==> flow/design.v <==
module mult32x32_fast_arith (
    input logic clk,              
    input logic reset,            
    input logic [31:0] a,         
    input logic [31:0] b,         
    input logic [1:0] a_sel,      
    input logic b_sel,            
    input logic [2:0] shift_sel,  
    input logic upd_prod,         
    input logic clr_prod,         
    output logic a_msb_is_0,      
    output logic b_msw_is_0,      
    output logic [63:0] product   
);
    logic [7:0] a_out;
    logic [15:0] b_out;
    logic [24:0] multi_out;
    logic [63:0] shift_out;
    logic [63:0] adder_out;
    logic [63:0] ff_out;
    assign a_msb_is_0 = ~|a[31:24];  
    assign b_msw_is_0 = ~|b[31:16];  
    always_comb begin
        case (a_sel)
            2'd0: a_out = a[7:0];
            2'd1: a_out = a[15:8];
            2'd2: a_out = a[23:16];
            2'd3: a_out = a[31:24];
            default: a_out = 8'd0;
        endcase
    end
    always_comb begin
        case (b_sel)
            1'b0: b_out = b[15:0];
            1'b1: b_out = b[31:16];
            default: b_out = 16'd0;
        endcase
    end
    always_comb begin
        multi_out = b_out * a_out;
    end
    always_comb begin
        case (shift_sel)
            3'd0: shift_out = multi_out << 0;
            3'd1: shift_out = multi_out << 8;
            3'd2: shift_out = multi_out << 16;
            3'd3: shift_out = multi_out << 24;
            3'd4: shift_out = multi_out << 32;
            3'd5: shift_out = multi_out << 40;
            default: shift_out = 64'd0;
        endcase
    end
    always_comb begin
        adder_out = shift_out + ff_out;
    end
    always_ff @(posedge clk or posedge reset) begin
        if (reset) begin
            ff_out <= '0;
        end else begin
            if (clr_prod) begin
                ff_out <= '0;
            end else if (upd_prod) begin
                ff_out <= adder_out;
            end 
        end 
    end
   assign product = ff_out;
endmodule
module mult32x32_fast_fsm (
    input logic clk,               
    input logic reset,             
    input logic start,             
    input logic a_msb_is_0,        
    input logic b_msw_is_0,        
    output logic busy,             
    output logic [1:0] a_sel,      
    output logic b_sel,            
    output logic [2:0] shift_sel,  
    output logic upd_prod,         
    output logic clr_prod          
);
    typedef enum {
        idle_st,
        a0_b0_st,
        a1_b0_st,
        a2_b0_st,
        a3_b0_st,
        a0_b1_st,
        a1_b1_st,
        a2_b1_st,
        a3_b1_st
      } sm_type;
    sm_type current_state;
    sm_type next_state;
    always_ff @(posedge clk, posedge reset) begin
        if (reset == 1'b1) begin
            current_state <= idle_st;
        end
        else begin
            current_state <= next_state;
        end
    end
    always_comb begin
        next_state = current_state;
        busy = 1'b1;
        a_sel = 2'b00;
        b_sel = 1'b0;
        shift_sel = 3'b000;  
        upd_prod = 1'b1;
        clr_prod = 1'b0;
        case (current_state)
            idle_st: begin
                busy = 1'b0;
                if (start == 1'b1) begin
                    next_state = a0_b0_st;
                    upd_prod = 1'b0;
                    clr_prod = 1'b1;
                end
                else begin
                    upd_prod = 1'b0;
                    clr_prod = 1'b0;
                end
            end
            a0_b0_st: begin
                next_state = a1_b0_st;
                shift_sel = 3'b000;  
            end
            a1_b0_st: begin
                next_state = a2_b0_st;
                a_sel = 2'b01;
                shift_sel = 3'b001;  
            end
            a2_b0_st: begin
                a_sel = 2'b10;
                shift_sel = 3'b010;  
                if (a_msb_is_0 == 1'b1) begin
                    if (b_msw_is_0 == 1'b1) begin
                        next_state = idle_st;
                    end
                    else begin
                        next_state = a0_b1_st;
                    end
                end
                else begin
                    next_state = a3_b0_st;
                end
            end
            a3_b0_st: begin
                a_sel = 2'b11;
                shift_sel = 3'b011;  
                if (b_msw_is_0 == 1'b1) begin
                    next_state = idle_st;
                end
                else begin
                    next_state = a0_b1_st;
                end
            end
            a0_b1_st: begin
                next_state = a1_b1_st;
                a_sel = 2'b00;
                b_sel = 1'b1;
                shift_sel = 3'b010;  
            end
            a1_b1_st: begin
                next_state = a2_b1_st;
                a_sel = 2'b01;
                b_sel = 1'b1;
                shift_sel = 3'b011;  
            end
            a2_b1_st: begin
                a_sel = 2'b10;
                b_sel = 1'b1;
                shift_sel = 3'b100;  
                if (a_msb_is_0 == 1'b1) begin
                    next_state = idle_st;
                end
                else begin
                    next_state = a3_b1_st;
                end
            end
            a3_b1_st: begin
                a_sel = 2'b11;
                b_sel = 1'b1;
                shift_sel = 3'b101;  
                busy = 1'b1;
                if (start == 0) begin
                    next_state = idle_st;
                end
                else begin
                    next_state = a0_b0_st;
                    upd_prod = 1'b0;
                    clr_prod = 1'b1;
                end
            end
        endcase
    end
endmodule
module mult32x32_fast (
    input logic clk,             
    input logic reset,           
    input logic start,           
    input logic [31:0] a,        
    input logic [31:0] b,        
    output logic busy,           
    output logic [63:0] product  
);
    logic [1:0] a_sel;
    logic b_sel;
    logic [2:0] shift_sel;
    logic upd_prod;
    logic clr_prod;
    logic a_msb_is_0;
    logic b_msw_is_0;
    mult32x32_fast_fsm f_fsm_m(
        .clk(clk),
        .reset(reset),
        .start(start),
        .busy(busy),
        .a_sel(a_sel),
        .b_sel(b_sel),
        .shift_sel(shift_sel),
        .upd_prod(upd_prod),
        .clr_prod(clr_prod),
        .a_msb_is_0(a_msb_is_0),
        .b_msw_is_0(b_msw_is_0)
    );
    mult32x32_fast_arith f_arith_m(
        .clk(clk),
        .reset(reset),
        .a(a),
        .b(b),
        .a_sel(a_sel),
        .b_sel(b_sel),
        .shift_sel(shift_sel),
        .upd_prod(upd_prod),
        .clr_prod(clr_prod),
        .a_msb_is_0(a_msb_is_0),
        .b_msw_is_0(b_msw_is_0),
        .product(product)
    );
endmodule
# Tool chain data of mult32x32_fast
# Tool output for the design above before and after an edit, in the order of the flow.
# "before" refers to lines of the RTL above, "after" to lines of the edited file.
# "diff" is "after" less "before", of the values as shown.
# Operators: Yosys type, input widths -> output width; for muxes data width and select width s.
# Library cell names are shortened.
# Not given: -
[inputs]
top_module = "mult32x32_fast"
clk_port = "clk"
cell_library = "sky130hd"
corner = "tt_025C_1v80"

# The edit
# The edit as a unified diff against the file above.
# This change comes from a script, not from a designer. The edited design behaves differently; no optimisation was intended.
# begin of diff
@@ -52,5 +52,5 @@
     end
     always_comb begin
-        adder_out = shift_out + ff_out;
+        adder_out = shift_out - ff_out;
     end
     always_ff @(posedge clk or posedge reset) begin
# end of diff

# After elaboration
# Yosys after proc, flatten, opt, wreduce and memory -nomap, before mapping. Memory bits, and registers merged into a memory's read port (data or address), are not among the register bits. Print and check cells are not counted.
[bits]
columns = ["item", "before", "after", "diff"]
rows = [
  ["regBits", 96, 96, 0],
  ["out_inout_bits", 65, 65, 0],
  ["wordCells", 56, 56, 0],
]
[classes]
columns = ["item", "before", "after", "diff"]
rows = [
  ["add_sub_neg", 1, 1, 0],
  ["n_mul", 1, 1, 0],
  ["eq_ne", 17, 17, 0],
  ["muxes", 19, 19, 0],
  ["logic", 1, 1, 0],
  ["n_reduce_logical", 15, 15, 0],
]
[ops]
columns = ["cell", "before", "after", "diff"]
rows = [
  ["$add 64x64->64", 1, 0, -1],
  ["$sub 64x64->64", 0, 1, 1],
]
# Operator kinds equal on both sides are left out: 34.

# Longest topological paths
# Yosys ltp: most cells in a row. Word level: on the elaborated netlist, between registers, memories and ports. Mapped: between sequential cells and ports; inverters and the memories' decode and read muxes count.
[depth]
columns = ["item", "before", "after", "diff"]
rows = [
  ["depth_word", 10, 10, 0],
  ["abc_area", "0", "0", "-"],
  ["depth_mapped", 39, 40, 1],
]

# Netlist
# Yosys stat after the flow's synthesis: flattened, memories mapped to cells. It holds for the ABC_AREA given above (unset counts as 0); a run with the other value may have another netlist.
[by_type]
columns = ["cell", "before", "after", "diff"]
rows = [
  ["inv_1", 121, 188, 67],
  ["o22ai_1", 18, 73, 55],
  ["a22o_1", 48, 0, -48],
  ["nand3_1", 22, 37, 15],
  ["clkbuf_1", 41, 53, 12],
  ["o21ai_0", 58, 67, 9],
  ["xor2_1", 37, 29, -8],
  ["nand2b_1", 10, 18, 8],
  ["buf_2", 1, 9, 8],
  ["o31ai_1", 14, 8, -6],
  ["and3_1", 8, 14, 6],
  ["nor2b_1", 4, 10, 6],
  ["a21oi_1", 99, 104, 5],
  ["xnor2_1", 41, 46, 5],
  ["o21ai_1", 16, 11, -5],
  ["o21bai_1", 16, 21, 5],
  ["a211oi_1", 9, 4, -5],
  ["buf_6", 5, 0, -5],
]
# Cell types equal on both sides are left out: 15.
# Not every row of either side is listed.
[synth_totals]
columns = ["item", "before", "after", "diff"]
rows = [
  ["stdcells", 1421, 1517, 96],
  ["area_um2", 11415.9, 11547.3, 131.4],
  ["ff_cells", 73, 73, 0],
]
# By module: a second synthesis without flattening, with its own total; a netlist apart from the flattened one above.
[hier_totals]
columns = ["item", "before", "after", "diff"]
rows = [
  ["cells_unflattened", 1499, 1492, -7],
  ["hier_area_um2", 11732.5, 11806.3, 73.8],
]
# Each row is one instance without its submodules.
[by_module_before]
columns = ["module", "n_inst", "n_cells", "mod_area_um2", "seq_area_um2"]
rows = [
  ["mult32x32_fast_arith", 1, 1471, 11392.2, 1601.5],
  ["mult32x32_fast_fsm", 1, 28, 340.3, 226.5],
  ["mult32x32_fast", 1, 0, 0.0, 0.0],
]
[by_module_after]
columns = ["module", "n_inst", "n_cells", "mod_area_um2", "seq_area_um2"]
rows = [
  ["mult32x32_fast_arith", 1, 1464, 11466.0, 1601.5],
  ["mult32x32_fast_fsm", 1, 28, 340.3, 226.5],
  ["mult32x32_fast", 1, 0, 0.0, 0.0],
]

# Worst setup path after synthesis
# Source: OpenSTA report_checks on the synthesized netlist (no wires, ideal clock, input and output delay 20% of the period each), path of least setup slack; recovery checks are left aside. Register names are those of the netlist, which keeps one name where synthesis merged equal registers.
[synth_path]
columns = ["item", "before", "after", "diff"]
rows = [
  ["kind", "input to register", "input to register", "-"],
  ["from", "input a[23]", "input a[21]", "-"],
  ["to", "register f_arith_m.ff_out[61]", "register f_arith_m.ff_out[62]", "-"],
  ["clock_period_ps", 9500, 9500, 0],
  ["setup_ps", 121, 146, 25],
  ["arrival_ps", 9271, 9112, -159],
  ["path_slack_ps", 108, 242, 134],
  ["path_delay_ps", 7492, 7358, -134],
  ["path_stages", 33, 33, 0],
  ["path_buffers", 1, 1, 0],
  ["synth_period_reached_ps", 9392, 9258, -134],
]
# "path_delay_ps" = arrival - input delay + setup time.
# "path_stages": output pins that drive a net of the path, with the launching flip-flop's if there is one; two outputs of one cell count as two.
# "synth_period_reached_ps" = period - worst setup slack (recovery checks aside). The figure is calculated, with input and output delays left at 20% of the set period.
# Between the ends stands the longest chain of elaborated cells between them, by number of cells; it is not shown to be the way that was timed. Of several equally long chains one is given.
# Each line given opens the expression or statement behind the cell; cells for indexed reads and writes are added by Yosys, which also makes memories of some case tables.
# At most two assigning lines are given for a register; there are more.
[synth_between_before]
cell_sequence = "nand2_1 nand2_1 o21ai_1 clkbuf_1 nor2_1 fa_1 fa_1 fa_1 inv_1 fa_1 inv_1 ha_1 a21oi_1 o21ai_1 a221oi_1 o31ai_1 a21oi_1 or4_1 o211a_1 nand2_1 o211ai_1 and3_1 ha_1 nand2_1 or4_4 o21bai_1 o22ai_2 o31ai_1 nand2_2 a31oi_4 o41ai_2 xor2_1 a22o_1"
elab_chain_len = 6
cells_between = 6
cone_classes = "1 x add/sub; 1 x mul; 4 x mux"
[synth_rtl_before]
columns = ["item", "line", "rtl"]
rows = [
  ["start, declared", 202, "input logic [31:0] a,"],
  ["$pmux 8 s4", 24, "case (a_sel)"],
  ["$mul 16x8->24", 40, "multi_out = b_out * a_out;"],
  ["$pmux 64 s6", 43, "case (shift_sel)"],
  ["$add 64x64->64", 54, "adder_out = shift_out + ff_out;"],
  ["$mux 64", 62, "end else if (upd_prod) begin"],
  ["$mux 64", 60, "if (clr_prod) begin"],
  ["end, assigned", 61, "ff_out <= '0;"],
  ["end, assigned", 63, "ff_out <= adder_out;"],
  ["end, declared", 20, "logic [63:0] ff_out;"],
]
[synth_between_after]
cell_sequence = "nand2_1 nand2_1 o21ai_1 clkbuf_1 nor2_1 fa_1 fa_1 fa_1 inv_1 fa_1 inv_1 ha_1 a21o_1 a21oi_1 o211ai_1 a21oi_1 a21oi_1 or3_1 xnor2_1 nor2_1 a21oi_1 o22ai_1 ha_1 and2_4 and3_4 nand3_1 o31ai_1 a31oi_1 a21boi_4 o31a_1 o41ai_2 xnor2_1 o31ai_2"
elab_chain_len = 6
cells_between = 6
cone_classes = "1 x add/sub; 1 x mul; 4 x mux"
[synth_rtl_after]
columns = ["item", "line", "rtl"]
rows = [
  ["start, declared", 202, "input logic [31:0] a,"],
  ["$pmux 8 s4", 24, "case (a_sel)"],
  ["$mul 16x8->24", 40, "multi_out = b_out * a_out;"],
  ["$pmux 64 s6", 43, "case (shift_sel)"],
  ["$sub 64x64->64", 54, "adder_out = shift_out - ff_out;"],
  ["$mux 64", 62, "end else if (upd_prod) begin"],
  ["$mux 64", 60, "if (clr_prod) begin"],
  ["end, assigned", 61, "ff_out <= '0;"],
  ["end, assigned", 63, "ff_out <= adder_out;"],
  ["end, declared", 20, "logic [63:0] ff_out;"],
]

# Timing after layout
# From the final timing report of the runs of pair 1: the path of least setup slack in the routed layout; clock arrival at registers is part of the times.
# The report prints the path's times to 10 ps; the period is as set.
[layout_path]
columns = ["item", "before", "after", "diff"]
rows = [
  ["kind", "input to register", "input to register", "-"],
  ["from", "input b[19]", "input a[27]", "-"],
  ["to", "register f_arith_m.ff_out[59]", "register f_arith_m.ff_out[62]", "-"],
  ["clock_period_ps", 9330, 9330, 0],
  ["setup_ps", 110, 100, -10],
  ["arrival_ps", 9380, 9370, -10],
  ["path_slack_ps", 190, 210, 20],
  ["path_stages", 33, 35, 2],
  ["path_buffers", 3, 4, 1],
]
# Between the ends stands the longest chain of elaborated cells between them, by number of cells; it is not shown to be the way that was timed. Of several equally long chains one is given.
# At most two assigning lines are given for a register; there are more.
[layout_between_before]
cell_sequence = "clkdlybuf4s50_1 mux2i_4 buf_4 nor2_2 fa_1 fa_2 fa_1 inv_2 fa_1 inv_2 ha_4 nor2_1 nor3b_4 a221oi_4 o31ai_4 a21oi_2 buf_4 or4_4 o211a_4 nand2_1 o211ai_1 and3_1 ha_4 nand2_2 or4_4 o21bai_4 o22ai_4 o21ai_1 and3_4 or2_4 o21ai_2 xor2_1 a22o_1"
elab_chain_len = 6
cells_between = 6
cone_classes = "1 x add/sub; 1 x mul; 4 x mux"
[layout_rtl_before]
columns = ["item", "line", "rtl"]
rows = [
  ["start, declared", 203, "input logic [31:0] b,"],
  ["$pmux 16 s2", 33, "case (b_sel)"],
  ["$mul 16x8->24", 40, "multi_out = b_out * a_out;"],
  ["$pmux 64 s6", 43, "case (shift_sel)"],
  ["$add 64x64->64", 54, "adder_out = shift_out + ff_out;"],
  ["$mux 64", 62, "end else if (upd_prod) begin"],
  ["$mux 64", 60, "if (clr_prod) begin"],
  ["end, assigned", 61, "ff_out <= '0;"],
  ["end, assigned", 63, "ff_out <= adder_out;"],
  ["end, declared", 20, "logic [63:0] ff_out;"],
]
[layout_between_after]
cell_sequence = "clkdlybuf4s50_1 nand2_1 nand2_1 o21ai_2 or2_4 fa_1 fa_1 inv_2 fa_1 inv_1 fa_1 inv_2 ha_4 buf_4 nand3_1 o211ai_1 o211ai_1 a211o_1 buf_4 a21oi_1 a211oi_1 buf_4 nand2_1 o221ai_2 ha_1 a21oi_1 o21a_1 nor2b_1 a32o_1 a31oi_4 a21boi_4 o31a_1 o41ai_2 xnor2_1 o31ai_2"
elab_chain_len = 6
cells_between = 6
cone_classes = "1 x add/sub; 1 x mul; 4 x mux"
[layout_rtl_after]
columns = ["item", "line", "rtl"]
rows = [
  ["start, declared", 202, "input logic [31:0] a,"],
  ["$pmux 8 s4", 24, "case (a_sel)"],
  ["$mul 16x8->24", 40, "multi_out = b_out * a_out;"],
  ["$pmux 64 s6", 43, "case (shift_sel)"],
  ["$sub 64x64->64", 54, "adder_out = shift_out - ff_out;"],
  ["$mux 64", 62, "end else if (upd_prod) begin"],
  ["$mux 64", 60, "if (clr_prod) begin"],
  ["end, assigned", 61, "ff_out <= '0;"],
  ["end, assigned", 63, "ff_out <= adder_out;"],
  ["end, declared", 20, "logic [63:0] ff_out;"],
]

# Layout results
# Both versions went through the flow (Yosys, OpenROAD) with the same settings in each pair. Constraints: input delay and output delay 20% of the set period each, output load 0.01 pF.
[settings_pair_1]
period_ns = 9.33
CAP_MARGIN = 20
CORE_MARGIN = 2
CORE_UTILIZATION = 40
SLEW_MARGIN = 20
[results_pair_1]
columns = ["item", "before", "after", "diff"]
rows = [
  ["synthArea_um2", 11415.9, 11547.3, 131.4],
  ["dieArea_um2", 29906.5, 30242.9, 336.4],
  ["cell_area_final_um2", 17154.0, 16866.2, -287.8],
  ["util_frac", 0.614, 0.591, -0.023],
  ["timing.setup.ws_ps", 189, 212, 23],
  ["tns_setup_ps", 0, 0, 0],
  ["hold_worst_slack_ps", 352, 360, 8],
  ["achieved_period_ps", 9141, 9118, -23],
]
[settings_pair_2]
CORE_UTILIZATION = 17
CTS_CLUSTER_DIAMETER = 191
PLACE_DENSITY = 0.6
SLEW_MARGIN = 35
period_ns = 7.04
CAP_MARGIN = 20
CORE_MARGIN = 2
[results_pair_2]
columns = ["item", "before", "after", "diff"]
rows = [
  ["synthArea_um2", 11415.9, 11547.3, 131.4],
  ["dieArea_um2", 69242.7, 70026.4, 783.7],
  ["cell_area_final_um2", 20200.6, 20196.9, -3.7],
  ["util_frac", 0.302, 0.301, -0.001],
  ["timing.setup.ws_ps", -1534, -1156, 378],
  ["tns_setup_ps", -54169, -39976, 14193],
  ["hold_worst_slack_ps", 361, 346, -15],
  ["achieved_period_ps", 8574, 8196, -378],
]
# "achieved_period_ps" is the run's clock period less its worst setup slack. It is reckoned from that one timing run; input and output delays stay at 20% of the period that was set.
